==> flow/design.v <==
`timescale 1ns / 1ps
module addkeyancon(data_in,k1,k,data_out);
 input[63:0] data_in,k1,k;
 output[63:0] data_out;
 assign data_out = data_in ^ k1 ^ k;
endmodule
`timescale 1ns / 1ps
module linear_mprime(data_in,data_out);
	input [63:0] data_in;
	output [63:0] data_out;
	wire [31:0] ims;
    		  assign ims[0] = data_in[59] ^ data_in[55];
		  assign ims[1] = data_in[54] ^ data_in[50];		  
		  assign ims[2] = data_in[61] ^ data_in[49];
		  assign ims[3] = data_in[60] ^ data_in[56];
        assign data_out[63] = ims[0] ^ data_in[51];
        assign data_out[62] = data_in[62] ^ ims[1];
        assign data_out[61] = data_in[57] ^ ims[2];
        assign data_out[60] = ims[3] ^ data_in[52];
        assign data_out[59] = data_in[63] ^ ims[0];
        assign data_out[58] = data_in[58] ^ ims[1];
        assign data_out[57] = data_in[53] ^ ims[2];
        assign data_out[56] = ims[3] ^ data_in[48];
		  assign ims[4] = data_in[63] ^ data_in[51];
		  assign ims[5] = data_in[62] ^ data_in[58];		  
		  assign ims[6] = data_in[57] ^ data_in[53];
		  assign ims[7] = data_in[52] ^ data_in[48];
        assign data_out[55] = data_in[59] ^ ims[4];
        assign data_out[54] = ims[5] ^ data_in[54];
        assign data_out[53] = ims[6] ^ data_in[49];
        assign data_out[52] = data_in[60] ^ ims[7];
        assign data_out[51] = data_in[55] ^ ims[4];
        assign data_out[50] = ims[5] ^ data_in[50];
        assign data_out[49] = data_in[61] ^ ims[6];
        assign data_out[48] = data_in[56] ^ ims[7];
		  assign ims[8] = data_in[47] ^ data_in[43];
		  assign ims[9] = data_in[42] ^ data_in[38];		  
		  assign ims[10] = data_in[37] ^ data_in[33];
		  assign ims[11] = data_in[44] ^ data_in[32];
        assign data_out[47] = ims[8] ^ data_in[39];
        assign data_out[46] = ims[9] ^ data_in[34];
        assign data_out[45] = data_in[45] ^ ims[10];
        assign data_out[44] = ims[11] ^ data_in[40];
        assign data_out[43] = ims[8] ^ data_in[35];
        assign data_out[42] = data_in[46] ^ ims[9];
        assign data_out[41] = data_in[41] ^ ims[10];
        assign data_out[40] = ims[11] ^ data_in[36];
		  assign ims[12] = data_in[39] ^ data_in[35];
		  assign ims[13] = data_in[46] ^ data_in[34];		  
		  assign ims[14] = data_in[45] ^ data_in[41];
		  assign ims[15] = data_in[40] ^ data_in[36];
		  assign data_out[39] = data_in[47] ^ ims[12];
        assign data_out[38] = ims[13] ^ data_in[42];
        assign data_out[37] = ims[14] ^ data_in[37];
        assign data_out[36] = ims[15] ^ data_in[32];
        assign data_out[35] = data_in[43] ^ ims[12];
        assign data_out[34] = ims[13] ^ data_in[38];
        assign data_out[33] = ims[14] ^ data_in[33];
        assign data_out[32] = data_in[44] ^ ims[15];
		  assign ims[16] = data_in[31] ^ data_in[27];
		  assign ims[17] = data_in[26] ^ data_in[22];		  
		  assign ims[18] = data_in[21] ^ data_in[17];
		  assign ims[19] = data_in[28] ^ data_in[16];
        assign data_out[31] = ims[16] ^ data_in[23];
        assign data_out[30] = ims[17] ^ data_in[18];
        assign data_out[29] = data_in[29] ^ ims[18];
        assign data_out[28] = ims[19] ^ data_in[24];
        assign data_out[27] = ims[16] ^ data_in[19];
        assign data_out[26] = data_in[30] ^ ims[17];
        assign data_out[25] = data_in[25] ^ ims[18];
        assign data_out[24] = ims[19] ^ data_in[20];
		  assign ims[20] = data_in[23] ^ data_in[19];
		  assign ims[21] = data_in[30] ^ data_in[18];		  
		  assign ims[22] = data_in[29] ^ data_in[25];
		  assign ims[23] = data_in[24] ^ data_in[20];
        assign data_out[23] = data_in[31] ^ ims[20];
        assign data_out[22] = ims[21] ^ data_in[26];
        assign data_out[21] = ims[22] ^ data_in[21];
        assign data_out[20] = ims[23] ^ data_in[16];
        assign data_out[19] = data_in[27] ^ ims[20];
        assign data_out[18] = ims[21] ^ data_in[22];
        assign data_out[17] = ims[22] ^ data_in[17];
        assign data_out[16] = data_in[28] ^ ims[23];
		  assign ims[24] = data_in[11] ^ data_in[7];
		  assign ims[25] = data_in[6]  ^ data_in[2];		  
		  assign ims[26] = data_in[13] ^ data_in[1];
		  assign ims[27] = data_in[12] ^ data_in[8];
        assign data_out[15] = ims[24] ^ data_in[3];
        assign data_out[14] = data_in[14] ^ ims[25];
        assign data_out[13] = ims[26] ^ data_in[9];
        assign data_out[12] = ims[27] ^ data_in[4];
        assign data_out[11] = data_in[15] ^ ims[24];
        assign data_out[10] = data_in[10] ^ ims[25];
        assign data_out[9]  = ims[26] ^ data_in[5];
        assign data_out[8]  = ims[27] ^ data_in[0];
		  assign ims[28] = data_in[15] ^ data_in[3];
		  assign ims[29] = data_in[14] ^ data_in[10];		  
		  assign ims[30] = data_in[9] ^ data_in[5];
		  assign ims[31] = data_in[4] ^ data_in[0];
        assign data_out[7]  = ims[28] ^ data_in[11];
        assign data_out[6]  = ims[29] ^ data_in[6];
        assign data_out[5]  = ims[30] ^ data_in[1];
        assign data_out[4]  = data_in[12] ^ ims[31];
        assign data_out[3]  = ims[28] ^ data_in[7];
        assign data_out[2]  = ims[29] ^ data_in[2];
        assign data_out[1]  = ims[30] ^ data_in[13];
        assign data_out[0]  = data_in[8] ^ ims[31];
endmodule
`timescale 1ns / 1ps
module linear_m(data_in,data_out);
	input [63:0] data_in;
	output [63:0] data_out;
	wire [63:0] mp;
   linear_mprime mp1(data_in, mp);
	assign data_out[63:60] = mp[63:60];
	assign data_out[59:56] = mp[43:40];
	assign data_out[55:52] = mp[23:20];
	assign data_out[51:48] = mp[3:0];
	assign data_out[47:44] = mp[47:44];
	assign data_out[43:40] = mp[27:24];
	assign data_out[39:36] = mp[7:4];
	assign data_out[35:32] = mp[51:48];
	assign data_out[31:28] = mp[31:28];
	assign data_out[27:24] = mp[11:8];
	assign data_out[23:20] = mp[55:52];
	assign data_out[19:16] = mp[35:32];
	assign data_out[15:12] = mp[15:12];
	assign data_out[11:8]  = mp[59:56];
	assign data_out[7:4]   = mp[39:36];
	assign data_out[3:0]   = mp[19:16];
endmodule
`timescale 1ns / 1ps
module linear_m_inv(data_in,data_out);
	input [63:0] data_in;
	output [63:0] data_out;
	wire [63:0] mp;
	assign mp[63:60] = data_in[63:60];
	assign mp[59:56] = data_in[11:8];
	assign mp[55:52] = data_in[23:20];
	assign mp[51:48] = data_in[35:32];
	assign mp[47:44] = data_in[47:44];
	assign mp[43:40] = data_in[59:56];
	assign mp[39:36] = data_in[7:4];
	assign mp[35:32] = data_in[19:16];
	assign mp[31:28] = data_in[31:28];
	assign mp[27:24] = data_in[43:40];
	assign mp[23:20] = data_in[55:52];
	assign mp[19:16] = data_in[3:0];
	assign mp[15:12] = data_in[15:12];
	assign mp[11:8]  = data_in[27:24];
	assign mp[7:4]   = data_in[39:36];
	assign mp[3:0]   = data_in[51:48];
	linear_mprime mp0(mp,data_out);
endmodule
`timescale 1ns / 1ps
module prince_core(data_in,key,rc,data_out);
	input[63:0] data_in,key,rc;
	output [63:0] data_out;
	wire [63:0] sb_out,m_out,m_out0,xor_out;
	sbox s1(data_in,sb_out);
	linear_m m_0(sb_out,m_out);
	addkeyancon akc1(m_out,key,rc,data_out);
endmodule
module prince_core1(data_in,key,rc,data_out);
	input[63:0] data_in,key,rc;
	output [63:0] data_out;
	wire [63:0] m_out,xor_out;
	addkeyancon akc2(data_in,key,rc,xor_out);
	linear_m_inv m_1(xor_out,m_out);
	invsbox s1(m_out,data_out);
endmodule
module sbox(data_in,data_out);
	input [63:0] data_in;
	output [63:0] data_out;
	function [3:0] sb;
		input [3:0] x;
		case (x)
			4'h0: sb = 4'd11; 4'h1: sb = 4'd15; 4'h2: sb = 4'd3;  4'h3: sb = 4'd2;
			4'h4: sb = 4'd10; 4'h5: sb = 4'd12; 4'h6: sb = 4'd9;  4'h7: sb = 4'd1;
			4'h8: sb = 4'd6;  4'h9: sb = 4'd7;  4'ha: sb = 4'd8;  4'hb: sb = 4'd0;
			4'hc: sb = 4'd14; 4'hd: sb = 4'd5;  4'he: sb = 4'd13; default: sb = 4'd4;
		endcase
	endfunction
	assign data_out={
	  sb(data_in[63:60]),sb(data_in[59:56]),sb(data_in[55:52]),sb(data_in[51:48]),
	  sb(data_in[47:44]),sb(data_in[43:40]),sb(data_in[39:36]),sb(data_in[35:32]),
	  sb(data_in[31:28]),sb(data_in[27:24]),sb(data_in[23:20]),sb(data_in[19:16]),
	  sb(data_in[15:12]),sb(data_in[11: 8]),sb(data_in[ 7: 4]),sb(data_in[ 3: 0])
	};
endmodule
module invsbox(data_in,data_out);
	input [63:0] data_in;
	output [63:0] data_out;
	function [3:0] isb;
		input [3:0] x;
		case (x)
			4'h0: isb = 4'd11; 4'h1: isb = 4'd7;  4'h2: isb = 4'd3;  4'h3: isb = 4'd2;
			4'h4: isb = 4'd15; 4'h5: isb = 4'd13; 4'h6: isb = 4'd8;  4'h7: isb = 4'd9;
			4'h8: isb = 4'd10; 4'h9: isb = 4'd6;  4'ha: isb = 4'd4;  4'hb: isb = 4'd0;
			4'hc: isb = 4'd5;  4'hd: isb = 4'd14; 4'he: isb = 4'd12; default: isb = 4'd1;
		endcase
	endfunction
	assign data_out={
	  isb(data_in[63:60]),isb(data_in[59:56]),isb(data_in[55:52]),isb(data_in[51:48]),
	  isb(data_in[47:44]),isb(data_in[43:40]),isb(data_in[39:36]),isb(data_in[35:32]),
	  isb(data_in[31:28]),isb(data_in[27:24]),isb(data_in[23:20]),isb(data_in[19:16]),
	  isb(data_in[15:12]),isb(data_in[11: 8]),isb(data_in[ 7: 4]),isb(data_in[ 3: 0])
	};
endmodule
`timescale 1ns / 1ps
module prince_top(plaintext,key,ciphertext);
	input [63:0] plaintext;
	input [127:0] key;
	output [63:0] ciphertext;	
	wire [63:0] m[0:11],m1,m2,subkey;
	wire [63:0] ai[1:5];
	assign ai[1]=64'h13198A2E03707344;
	assign ai[2]=64'hA4093822299F31D0;
	assign ai[3]=64'h082EFA98EC4E6C89;
	assign ai[4]=64'h452821E638D01377;
	assign ai[5]=64'hBE5466CF34E90C6C;
	addkeyancon akc1(plaintext,key[127:64],key[63:0],m[0]);
	prince_core p001(m[0],key[63:0],ai[1],m[1]);
	prince_core p011(m[1],key[63:0],ai[2],m[2]);
	prince_core p021(m[2],key[63:0],ai[3],m[3]);
	prince_core p031(m[3],key[63:0],ai[4],m[4]);
	prince_core p041(m[4],key[63:0],ai[5],m[5]);
	sbox s1(m[5],m1);
	linear_mprime mm1(m1,m2);
	invsbox ss1(m2,m[6]);
	getk11 k11(key[63:0],subkey);
	prince_core1 p101(m[6],subkey,ai[5],m[7]);	
	prince_core1 p111(m[7],subkey,ai[4],m[8]);	
	prince_core1 p121(m[8],subkey,ai[3],m[9]);
	prince_core1 p131(m[9],subkey,ai[2],m[10]);
	prince_core1 p141(m[10],subkey,ai[1],m[11]);
   addkeyancon akc31(m[11],subkey,{key[64],key[127:66],key[65]^ key[127]},ciphertext);	
endmodule
module getk11(key,wk);
   input  [63:0] key;
   output [63:0] wk;
	assign wk = {~key[63:62],key[61:56],~key[55],key[54],~key[53],
		key[52],~key[51:50],key[49:46],~key[45],key[44],
		~key[43],key[42:41],~key[40:39],key[38],~key[37:36],
		key[35],~key[34:30],key[29:28],~key[27],key[26:25],
		~key[24],key[23],~key[22:18],key[17:15],~key[14],
		key[13],~key[12],key[11:8],~key[7:6],key[5],
		~key[4:2],key[1],~key[0]};
endmodule
module prince_enc (
    input  wire         clk,
    input  wire         rst,         
    input  wire         in_valid,
    output wire         in_ready,
    input  wire [63:0]  plaintext,
    input  wire [127:0] key,         
    output reg          out_valid,
    output reg  [63:0]  ciphertext
);
    reg         v1;
    reg [63:0]  pt_r;
    reg [127:0] key_r;
    wire [63:0] ct;
    assign in_ready = 1'b1;
    always @(posedge clk) begin
        if (rst) begin
            v1        <= 1'b0;
            out_valid <= 1'b0;
        end else begin
            v1        <= in_valid;
            out_valid <= v1;
        end
    end
    always @(posedge clk) begin
        if (in_valid) begin
            pt_r  <= plaintext;
            key_r <= key;
        end
        if (v1)
            ciphertext <= ct;
    end
    prince_top u_prince (
        .plaintext  (pt_r),
        .key        (key_r),
        .ciphertext (ct)
    );
endmodule
Subject: tool reports on prince_enc

Hi,

* Step by step through the tools: prince_enc
Tool output for the design above before and after an edit, in the order of the flow.
"before" refers to lines of the RTL above, "after" to lines of the edited file.
"change" is "after" less "before", of the values as shown; "rel. change" is that difference over "before", in percent.
Cell names lack the library's common part.
The mark - stands for no value.
- Top module :: prince_enc
- Clock port :: clk
- Cell library :: sky130hd
- Corner :: tt_025C_1v80

* The edit
Unified diff, file above to edited file.
A script made this edit. It changes what the design does and was not meant as an optimisation.
#+begin_src diff
@@ -239,5 +239,5 @@
 module getk11(key,wk);
    input  [63:0] key;
-   output [63:0] wk;
+   output [31:0] wk;
 	assign wk = {~key[63:62],key[61:56],~key[55],key[54],~key[53],
 		key[52],~key[51:50],key[49:46],~key[45],key[44],
#+end_src

* Elaborated design
Yosys after proc, flatten, opt, wreduce and memory -nomap, before mapping. Enables and synchronous resets that opt folds into registers are not counted as muxes. Memory bits, and registers merged into a memory's read port (data or address), are not among the register bits. Print and check cells are not counted. Equal cells are merged and count once.
Yosys's memory passes give these memory sizes; they may raise the number of words (mostly to a power of two), join words into wider ones and drop unused or constant bits.
** Bit counts
- input bits :: before 195, after 195, change 0, rel. change 0.00%
- output and inout port bits :: before 66, after 66, change 0, rel. change 0.00%
- elaborated cells :: before 1295, after 1287, change -8, rel. change -0.62%
- flip-flop bits (word level) :: before 258, after 258, change 0, rel. change 0.00%
- ROM bits :: before 12288, after 12288, change 0, rel. change 0.00%
- memories kept :: before 192, after 192, change 0, rel. change 0.00%
** Memories
- shape (words x width / read and write ports) :: before 16x4 r1 w0; 16x4 r1 w0; 16x4 r1 w0; 16x4 r1 w0; 16x4 r1 w0; 16x4 r1 w0; (+186), after 16x4 r1 w0; 16x4 r1 w0; 16x4 r1 w0; 16x4 r1 w0; 16x4 r1 w0; 16x4 r1 w0; (+186)
The mark (+n) counts cells that are not listed.
** Operators by class
- bitwise logic cells :: before 1098, after 1090, change -8, rel. change -0.73%
** Operators with widths
- XOR 64 bit :: before 14, after 8, change -6, rel. change -42.86%
- XOR 64 x 32 -> 64 bit :: before 0, after 6, change +6
- inverter 1 bit :: before 9, after 5, change -4, rel. change -44.44%
- inverter 2 bit :: before 5, after 2, change -3, rel. change -60.00%
- inverter 5 bit :: before 2, after 1, change -1, rel. change -50.00%
Unchanged operator kinds not shown: 6.

* Depth
Depth = most cells in a row (Yosys ltp): at word level without a register or memory, in the mapped netlist without a sequential cell, where the memories' decode and read muxes count.
** Logic depth
- depth after elaboration :: before 5, after 5, change 0, rel. change 0.00%
- ABC_AREA :: before 0, after 0
- depth in mapped cells :: before 90, after 88, change -2, rel. change -2.22%
- gate-level depth less buffers :: before 89, after 87, change -2, rel. change -2.25%

* Mapped cells and area
Yosys stat after the flow's synthesis: flattened, memories mapped to cells. It holds for the ABC_AREA given above (unset counts as 0); a run with the other value may have another netlist.
** Cells by type
- xnor2_1 :: before 911, after 804, change -107, rel. change -11.75%
- ha_1 :: before 630, after 728, change +98, rel. change +15.56%
- xnor3_1 :: before 267, after 184, change -83, rel. change -31.09%
- mux2i_1 :: before 389, after 462, change +73, rel. change +18.77%
- a21oi_1 :: before 235, after 186, change -49, rel. change -20.85%
- nand3_1 :: before 134, after 90, change -44, rel. change -32.84%
- o21ai_0 :: before 184, after 143, change -41, rel. change -22.28%
- nor2_1 :: before 269, after 303, change +34, rel. change +12.64%
- xor2_1 :: before 369, after 401, change +32, rel. change +8.67%
- o21ai_1 :: before 35, after 65, change +30, rel. change +85.71%
- xnor2_2 :: before 76, after 103, change +27, rel. change +35.53%
- xor3_1 :: before 70, after 43, change -27, rel. change -38.57%
- o211a_1 :: before 58, after 38, change -20, rel. change -34.48%
- a21o_1 :: before 56, after 36, change -20, rel. change -35.71%
- o31ai_1 :: before 40, after 21, change -19, rel. change -47.50%
- buf_1 :: before 28, after 9, change -19, rel. change -67.86%
- mux2i_4 :: before 3, after 21, change +18, rel. change +600.00%
- nor4b_1 :: before 21, after 4, change -17, rel. change -80.95%
Unchanged cell types not shown: 19.
The list need not be complete.
** Synthesis totals
- standard cells after synthesis :: before 6636, after 6447, change -189, rel. change -2.85%
- flip-flops :: before 258, after 258, change 0, rel. change 0.00%
- sequential part of the area (mm^2) :: before 0.0077274, after 0.0077274, change 0.0000000, rel. change 0.00%
- buffer cells :: before 130, after 118, change -12, rel. change -9.23%
- synthesis area (mm^2) :: before 0.0632632, after 0.061509, change -0.0017542, rel. change -2.77%
By module: a second synthesis without flattening, with its own total; a netlist apart from the flattened one above.
** Second synthesis, totals
- cell total of the unflattened synthesis :: before 5419, after 5387, change -32, rel. change -0.59%
- area (unflattened synthesis) (mm^2) :: before 0.0729174, after 0.0727335, change -0.0001839, rel. change -0.25%
Each row is one instance without its submodules.
** By module, before
- addkeyancon :: times used 12, area 0.0015215 mm^2, cells 64, seq. area 0 mm^2
- linear_mprime :: times used 11, area 0.0016416 mm^2, cells 64, seq. area 0 mm^2
- invsbox :: times used 6, area 0.0024711 mm^2, cells 288, seq. area 0 mm^2
- sbox :: times used 6, area 0.0022747 mm^2, cells 315, seq. area 0 mm^2
- prince_enc :: times used 1, area 0.0077512 mm^2, cells 262, seq. area 0.0077274 mm^2
- getk11 :: times used 1, area 0.0003603 mm^2, cells 64, seq. area 0 mm^2
- prince_top :: times used 1, area 0.0000163 mm^2, cells 3, seq. area 0 mm^2
- linear_m :: times used 5, area 0 mm^2, cells 0, seq. area 0 mm^2
- linear_m_inv :: times used 5, area 0 mm^2, cells 0, seq. area 0 mm^2
- prince_core :: times used 5, area 0 mm^2, cells 0, seq. area 0 mm^2
- prince_core1 :: times used 5, area 0 mm^2, cells 0, seq. area 0 mm^2
** By module, after
- addkeyancon :: times used 12, area 0.0015215 mm^2, cells 64, seq. area 0 mm^2
- linear_mprime :: times used 11, area 0.0016416 mm^2, cells 64, seq. area 0 mm^2
- invsbox :: times used 6, area 0.0024711 mm^2, cells 288, seq. area 0 mm^2
- sbox :: times used 6, area 0.0022747 mm^2, cells 315, seq. area 0 mm^2
- prince_enc :: times used 1, area 0.0077512 mm^2, cells 262, seq. area 0.0077274 mm^2
- getk11 :: times used 1, area 0.0001764 mm^2, cells 32, seq. area 0 mm^2
- prince_top :: times used 1, area 0.0000163 mm^2, cells 3, seq. area 0 mm^2
- linear_m :: times used 5, area 0 mm^2, cells 0, seq. area 0 mm^2
- linear_m_inv :: times used 5, area 0 mm^2, cells 0, seq. area 0 mm^2
- prince_core :: times used 5, area 0 mm^2, cells 0, seq. area 0 mm^2
- prince_core1 :: times used 5, area 0 mm^2, cells 0, seq. area 0 mm^2

* Worst setup path after synthesis
Source: OpenSTA report_checks on the synthesized netlist (no wires, ideal clock, input and output delay 20% of the period each), path of least setup slack; recovery checks are left aside. Register names are those of the netlist, which keeps one name where synthesis merged equal registers.
** Path after synthesis
- path kind :: before reg2reg, after reg2reg
- from :: before register key_r[44], after register key_r[44]
- to :: before register ciphertext[16], after register ciphertext[8]
- data arrival time (ps) :: before 17448, after 16931, change -517, rel. change -2.96%
- path buffers :: before 2, after 2, change 0, rel. change 0.00%
- slack (ps) :: before 4292, after 4810, change +518
- driving pins on the path :: before 78, after 79, change +1, rel. change +1.28%
- required time (ps) :: before 21740, after 21740, change 0, rel. change 0.00%
- library setup time (ps) :: before 260, after 260, change 0
- period (ps) :: before 22000, after 22000, change 0, rel. change 0.00%
- launch time at the first pin (ps) :: before 0, after 0, change 0
- path delay (ps) :: before 17708, after 17191, change -517, rel. change -2.92%
- synthesis period reached (ps) :: before 17708, after 17190, change -518, rel. change -2.93%
"path delay" = arrival - input delay + setup time.
"driving pins on the path": output pins that drive a net of the path, with the launching flip-flop's if there is one; two outputs of one cell count as two.
"synthesis period reached" is the clock period less the worst setup slack; recovery checks do not enter. This is arithmetic on one report: input and output delays are still those of the set period (20% each).
Between the ends stands the longest chain of elaborated cells between them, by number of cells; it is not shown to be the way that was timed. Of several equally long chains one is given.
A line is the first line of the expression or statement that the cell stems from. Yosys adds cells for indexed reads and writes and turns some case tables into memories.
A memory read counts as a cell of the chain, while the word-level depth stops at memories.
Between the ends, after synthesis, before:
- Cell sequence :: edfxtp_1 -> clkbuf_1 -> buf_1 -> xnor2_1 -> xnor2_1 -> inv_1 -> ha_1 -> or2_1 -> and3_1 -> or4_1 -> nand2_1 -> inv_1 -> ha_1 -> and3_1 -> a211oi_1 -> or2_2 -> xor2_1 -> xnor2_1 -> [... 42 more ...] -> a211o_1 -> a211oi_1 -> nor4_4 -> nor3b_1 -> or4_1 -> nand2_1 -> inv_2 -> ha_1 -> and3_1 -> a31oi_1 -> xnor2_1 -> xor2_1 -> xnor2_1 -> inv_1 -> ha_1 -> mux2_1 -> o21ai_1 -> xnor2_1
- Cells in the longest elaborated chain :: 57
- Elaborated cells on any way between the ends :: 953
- Source lines of those cells :: 99
- Those cells by class :: 815 x logic; 138 x memory
** RTL lines, path after synthesis, before
- start, declared :: line 262 : reg [127:0] key_r;
- start, assigned :: line 277 : key_r <= key;
- XOR 64 bit :: line 5 : assign data_out = data_in ^ k1 ^ k;
- memory (16 x 4 bit) :: line 177 : case (x)
- XOR 1 bit :: line 36 : assign ims[8] = data_in[47] ^ data_in[43];
- XOR 1 bit :: line 40 : assign data_out[47] = ims[8] ^ data_in[39];
- XOR 64 bit :: line 5
- inverter 25 bit
- memory (16 x 4 bit) :: line 177
- [... 42 more ...]
- memory (16 x 4 bit) :: line 196 : case (x)
- XOR 64 bit :: line 5
- inverter 25 bit
- XOR 1 bit :: line 75 : assign ims[23] = data_in[24] ^ data_in[20];
- XOR 1 bit :: line 83 : assign data_out[16] = data_in[28] ^ ims[23];
- memory (16 x 4 bit) :: line 196
- XOR 64 bit (2 in a row) :: line 5
- end, assigned :: line 280 : ciphertext <= ct;
- end, declared :: line 258 : output reg  [63:0]  ciphertext
Between the ends, after synthesis, after:
- Cell sequence :: edfxtp_1 -> clkbuf_1 -> xnor2_1 -> xnor2_1 -> inv_1 -> ha_1 -> or2_0 -> clkbuf_1 -> o211a_1 -> or4_1 -> and2_4 -> ha_1 -> mux4_2 -> xnor2_1 -> xnor2_1 -> inv_1 -> ha_1 -> mux4_2 -> [... 43 more ...] -> mux2i_1 -> mux2i_1 -> xor2_1 -> xnor2_2 -> xor2_1 -> inv_1 -> ha_1 -> inv_1 -> mux2i_1 -> mux2i_1 -> xor2_1 -> xnor2_1 -> xnor2_1 -> inv_1 -> ha_1 -> mux2_1 -> o21ai_1 -> xnor2_1
- Cells in the longest elaborated chain :: 57
- Elaborated cells on any way between the ends :: 953
- Source lines of those cells :: 99
- Those cells by class :: 815 x logic; 138 x memory
** RTL lines, path after synthesis, after
- start, declared :: line 262 : reg [127:0] key_r;
- start, assigned :: line 277 : key_r <= key;
- XOR 64 bit :: line 5 : assign data_out = data_in ^ k1 ^ k;
- memory (16 x 4 bit) :: line 177 : case (x)
- XOR 1 bit :: line 49 : assign ims[13] = data_in[46] ^ data_in[34];
- XOR 1 bit :: line 53 : assign data_out[38] = ims[13] ^ data_in[42];
- XOR 64 bit :: line 5
- inverter 25 bit
- memory (16 x 4 bit) :: line 177
- [... 43 more ...]
- XOR 64 x 32 -> 64 bit :: line 5
- inverter 25 bit
- XOR 1 bit :: line 87 : assign ims[27] = data_in[12] ^ data_in[8];
- XOR 1 bit :: line 95 : assign data_out[8]  = ims[27] ^ data_in[0];
- memory (16 x 4 bit) :: line 196 : case (x)
- XOR 64 x 32 -> 64 bit :: line 5
- XOR 64 bit :: line 5
- end, assigned :: line 280 : ciphertext <= ct;
- end, declared :: line 258 : output reg  [63:0]  ciphertext

* Worst path after layout
From the final timing report of the runs of set A: the path of least setup slack in the routed layout; clock arrival at registers is part of the times.
The report prints the path's times to 10 ps; the period is as set.
** Path after layout
- path kind :: before reg2reg, after reg2reg
- from :: before register key_r[23], after register key_r[88]
- to :: before register ciphertext[52], after register ciphertext[35]
- launch time at the first pin (ps) :: before 580, after 620, change +40, rel. change +6.90%
- slack (ps) :: before 1100, after 870, change -230
- path buffers :: before 3, after 1, change -2, rel. change -66.67%
- required time (ps) :: before 22340, after 22380, change +40, rel. change +0.18%
- library setup time (ps) :: before 250, after 230, change -20
- period (ps) :: before 22000, after 22000, change 0, rel. change 0.00%
- data arrival time (ps) :: before 21240, after 21500, change +260, rel. change +1.22%
- driving pins on the path :: before 73, after 75, change +2, rel. change +2.74%
Between the ends stands the longest chain of elaborated cells between them, by number of cells; it is not shown to be the way that was timed. Of several equally long chains one is given.
A memory read counts as a cell of the chain, while the word-level depth stops at memories.
Between the ends, after layout, before:
- Cell sequence :: edfxtp_1 -> xor3_1 -> a32oi_1 -> xnor2_1 -> xnor2_1 -> inv_1 -> ha_1 -> o211ai_1 -> nand2_1 -> xnor2_1 -> xnor2_1 -> inv_1 -> ha_1 -> mux2i_1 -> mux2i_1 -> xor2_1 -> xnor2_1 -> ha_1 -> [... 37 more ...] -> nor4_2 -> a21o_1 -> a211oi_1 -> buf_4 -> or2_2 -> ha_1 -> and3_1 -> a211oi_1 -> xnor2_1 -> buf_4 -> xnor2_1 -> xnor2_1 -> inv_1 -> ha_1 -> and3_1 -> a31oi_1 -> buf_4 -> xnor2_1
- Cells in the longest elaborated chain :: 57
- Elaborated cells on any way between the ends :: 962
- Source lines of those cells :: 99
- Those cells by class :: 823 x logic; 139 x memory
** RTL lines, path after layout, before
- start, declared :: line 262 : reg [127:0] key_r;
- start, assigned :: line 277 : key_r <= key;
- XOR 64 bit :: line 5 : assign data_out = data_in ^ k1 ^ k;
- memory (16 x 4 bit) :: line 177 : case (x)
- XOR 1 bit :: line 62 : assign ims[18] = data_in[21] ^ data_in[17];
- XOR 1 bit :: line 70 : assign data_out[25] = data_in[25] ^ ims[18];
- XOR 64 bit :: line 5
- inverter 25 bit
- memory (16 x 4 bit) :: line 177
- [... 42 more ...]
- memory (16 x 4 bit) :: line 196 : case (x)
- XOR 64 bit :: line 5
- inverter 25 bit
- XOR 1 bit :: line 27 : assign ims[7] = data_in[52] ^ data_in[48];
- XOR 1 bit :: line 31 : assign data_out[52] = data_in[60] ^ ims[7];
- memory (16 x 4 bit) :: line 196
- XOR 64 bit (2 in a row) :: line 5
- end, assigned :: line 280 : ciphertext <= ct;
- end, declared :: line 258 : output reg  [63:0]  ciphertext
Between the ends, after layout, after:
- Cell sequence :: edfxtp_1 -> xnor2_1 -> xnor2_1 -> inv_1 -> ha_1 -> or2_1 -> a211o_1 -> and2_1 -> xnor2_1 -> inv_1 -> ha_1 -> a21oi_1 -> o21ai_0 -> nor4bb_2 -> a211oi_1 -> nand2b_1 -> inv_1 -> ha_1 -> [... 39 more ...] -> xnor2_1 -> ha_1 -> nand3b_1 -> mux2i_1 -> xnor2_1 -> xnor2_1 -> xnor2_1 -> buf_4 -> mux2i_1 -> a21oi_1 -> xor2_1 -> xnor2_1 -> xor2_1 -> inv_1 -> ha_1 -> mux2i_1 -> mux2i_2 -> xor2_1
- Cells in the longest elaborated chain :: 58
- Elaborated cells on any way between the ends :: 954
- Source lines of those cells :: 99
- Those cells by class :: 816 x logic; 138 x memory
** RTL lines, path after layout, after
- start, declared :: line 262 : reg [127:0] key_r;
- start, assigned :: line 277 : key_r <= key;
- XOR 64 bit (2 in a row) :: line 5 : assign data_out = data_in ^ k1 ^ k;
- memory (16 x 4 bit) :: line 177 : case (x)
- XOR 1 bit :: line 60 : assign ims[16] = data_in[31] ^ data_in[27];
- XOR 1 bit :: line 68 : assign data_out[27] = ims[16] ^ data_in[19];
- XOR 64 bit :: line 5
- inverter 25 bit
- memory (16 x 4 bit) :: line 177
- [... 43 more ...]
- XOR 64 x 32 -> 64 bit :: line 5
- inverter 25 bit
- XOR 1 bit :: line 51 : assign ims[15] = data_in[40] ^ data_in[36];
- XOR 1 bit :: line 59 : assign data_out[32] = data_in[44] ^ ims[15];
- memory (16 x 4 bit) :: line 196 : case (x)
- XOR 64 x 32 -> 64 bit :: line 5
- XOR 64 bit :: line 5
- end, assigned :: line 280 : ciphertext <= ct;
- end, declared :: line 258 : output reg  [63:0]  ciphertext

* Layout results
Both versions went through the flow (Yosys, OpenROAD) with the same settings in each pair. Constraints: input delay and output delay 20% of the set period each, output load 0.01 pF.
Flow settings, set A:
- CORE_UTILIZATION :: 40
- PLACE_DENSITY :: 0.6
- period_ns :: 22.0
- CAP_MARGIN :: 20
- CORE_MARGIN :: 2
- SLEW_MARGIN :: 20
** Results, set A
- worst hold slack (ps) :: before 676, after 626, change -50
- standard-cell area of the final layout (mm^2) :: before 0.0701585, after 0.0678776, change -0.0022809, rel. change -3.25%
- worst setup slack after layout (ps) :: before 1102, after 871, change -231
- setup TNS (ps) :: before 0, after 0, change 0
- utilization after routing (%) :: before 44.8, after 44.6, change -0.2
- die footprint (mm^2) :: before 0.161355, after 0.156927, change -0.004428, rel. change -2.74%
- reached clock period (ps) :: before 20898, after 21129, change +231, rel. change +1.11%
- synthesized cell area (mm^2) :: before 0.0632632, after 0.061509, change -0.0017542, rel. change -2.77%
Flow settings, set B:
- CORE_ASPECT_RATIO :: 0.55
- CORE_MARGIN :: 2
- CORE_UTILIZATION :: 27
- CTS_CLUSTER_SIZE :: 21
- HOLD_SLACK_MARGIN :: 0.2
- MIN_ROUTING_LAYER :: met1
- PLACE_DENSITY_LB_ADDON :: 0.16
- SETUP_SLACK_MARGIN :: 4.46
- period_ns :: 24.3
- CAP_MARGIN :: 20
- SLEW_MARGIN :: 20
** Results, set B
- worst hold slack (ps) :: before 689, after 631, change -58
- standard-cell area of the final layout (mm^2) :: before 0.078763, after 0.075077, change -0.003686, rel. change -4.68%
- worst setup slack after layout (ps) :: before 4862, after 4906, change +44
- setup TNS (ps) :: before 0, after 0, change 0
- utilization after routing (%) :: before 33.9, after 33.3, change -0.6
- die footprint (mm^2) :: before 0.23837, after 0.231816, change -0.006554, rel. change -2.75%
- reached clock period (ps) :: before 19438, after 19394, change -44, rel. change -0.23%
- synthesized cell area (mm^2) :: before 0.0632632, after 0.061509, change -0.0017542, rel. change -2.77%
"reached clock period" is the run's clock period less its worst setup slack. It is reckoned from that one timing run; input and output delays stay at 20% of the period that was set.

Regards
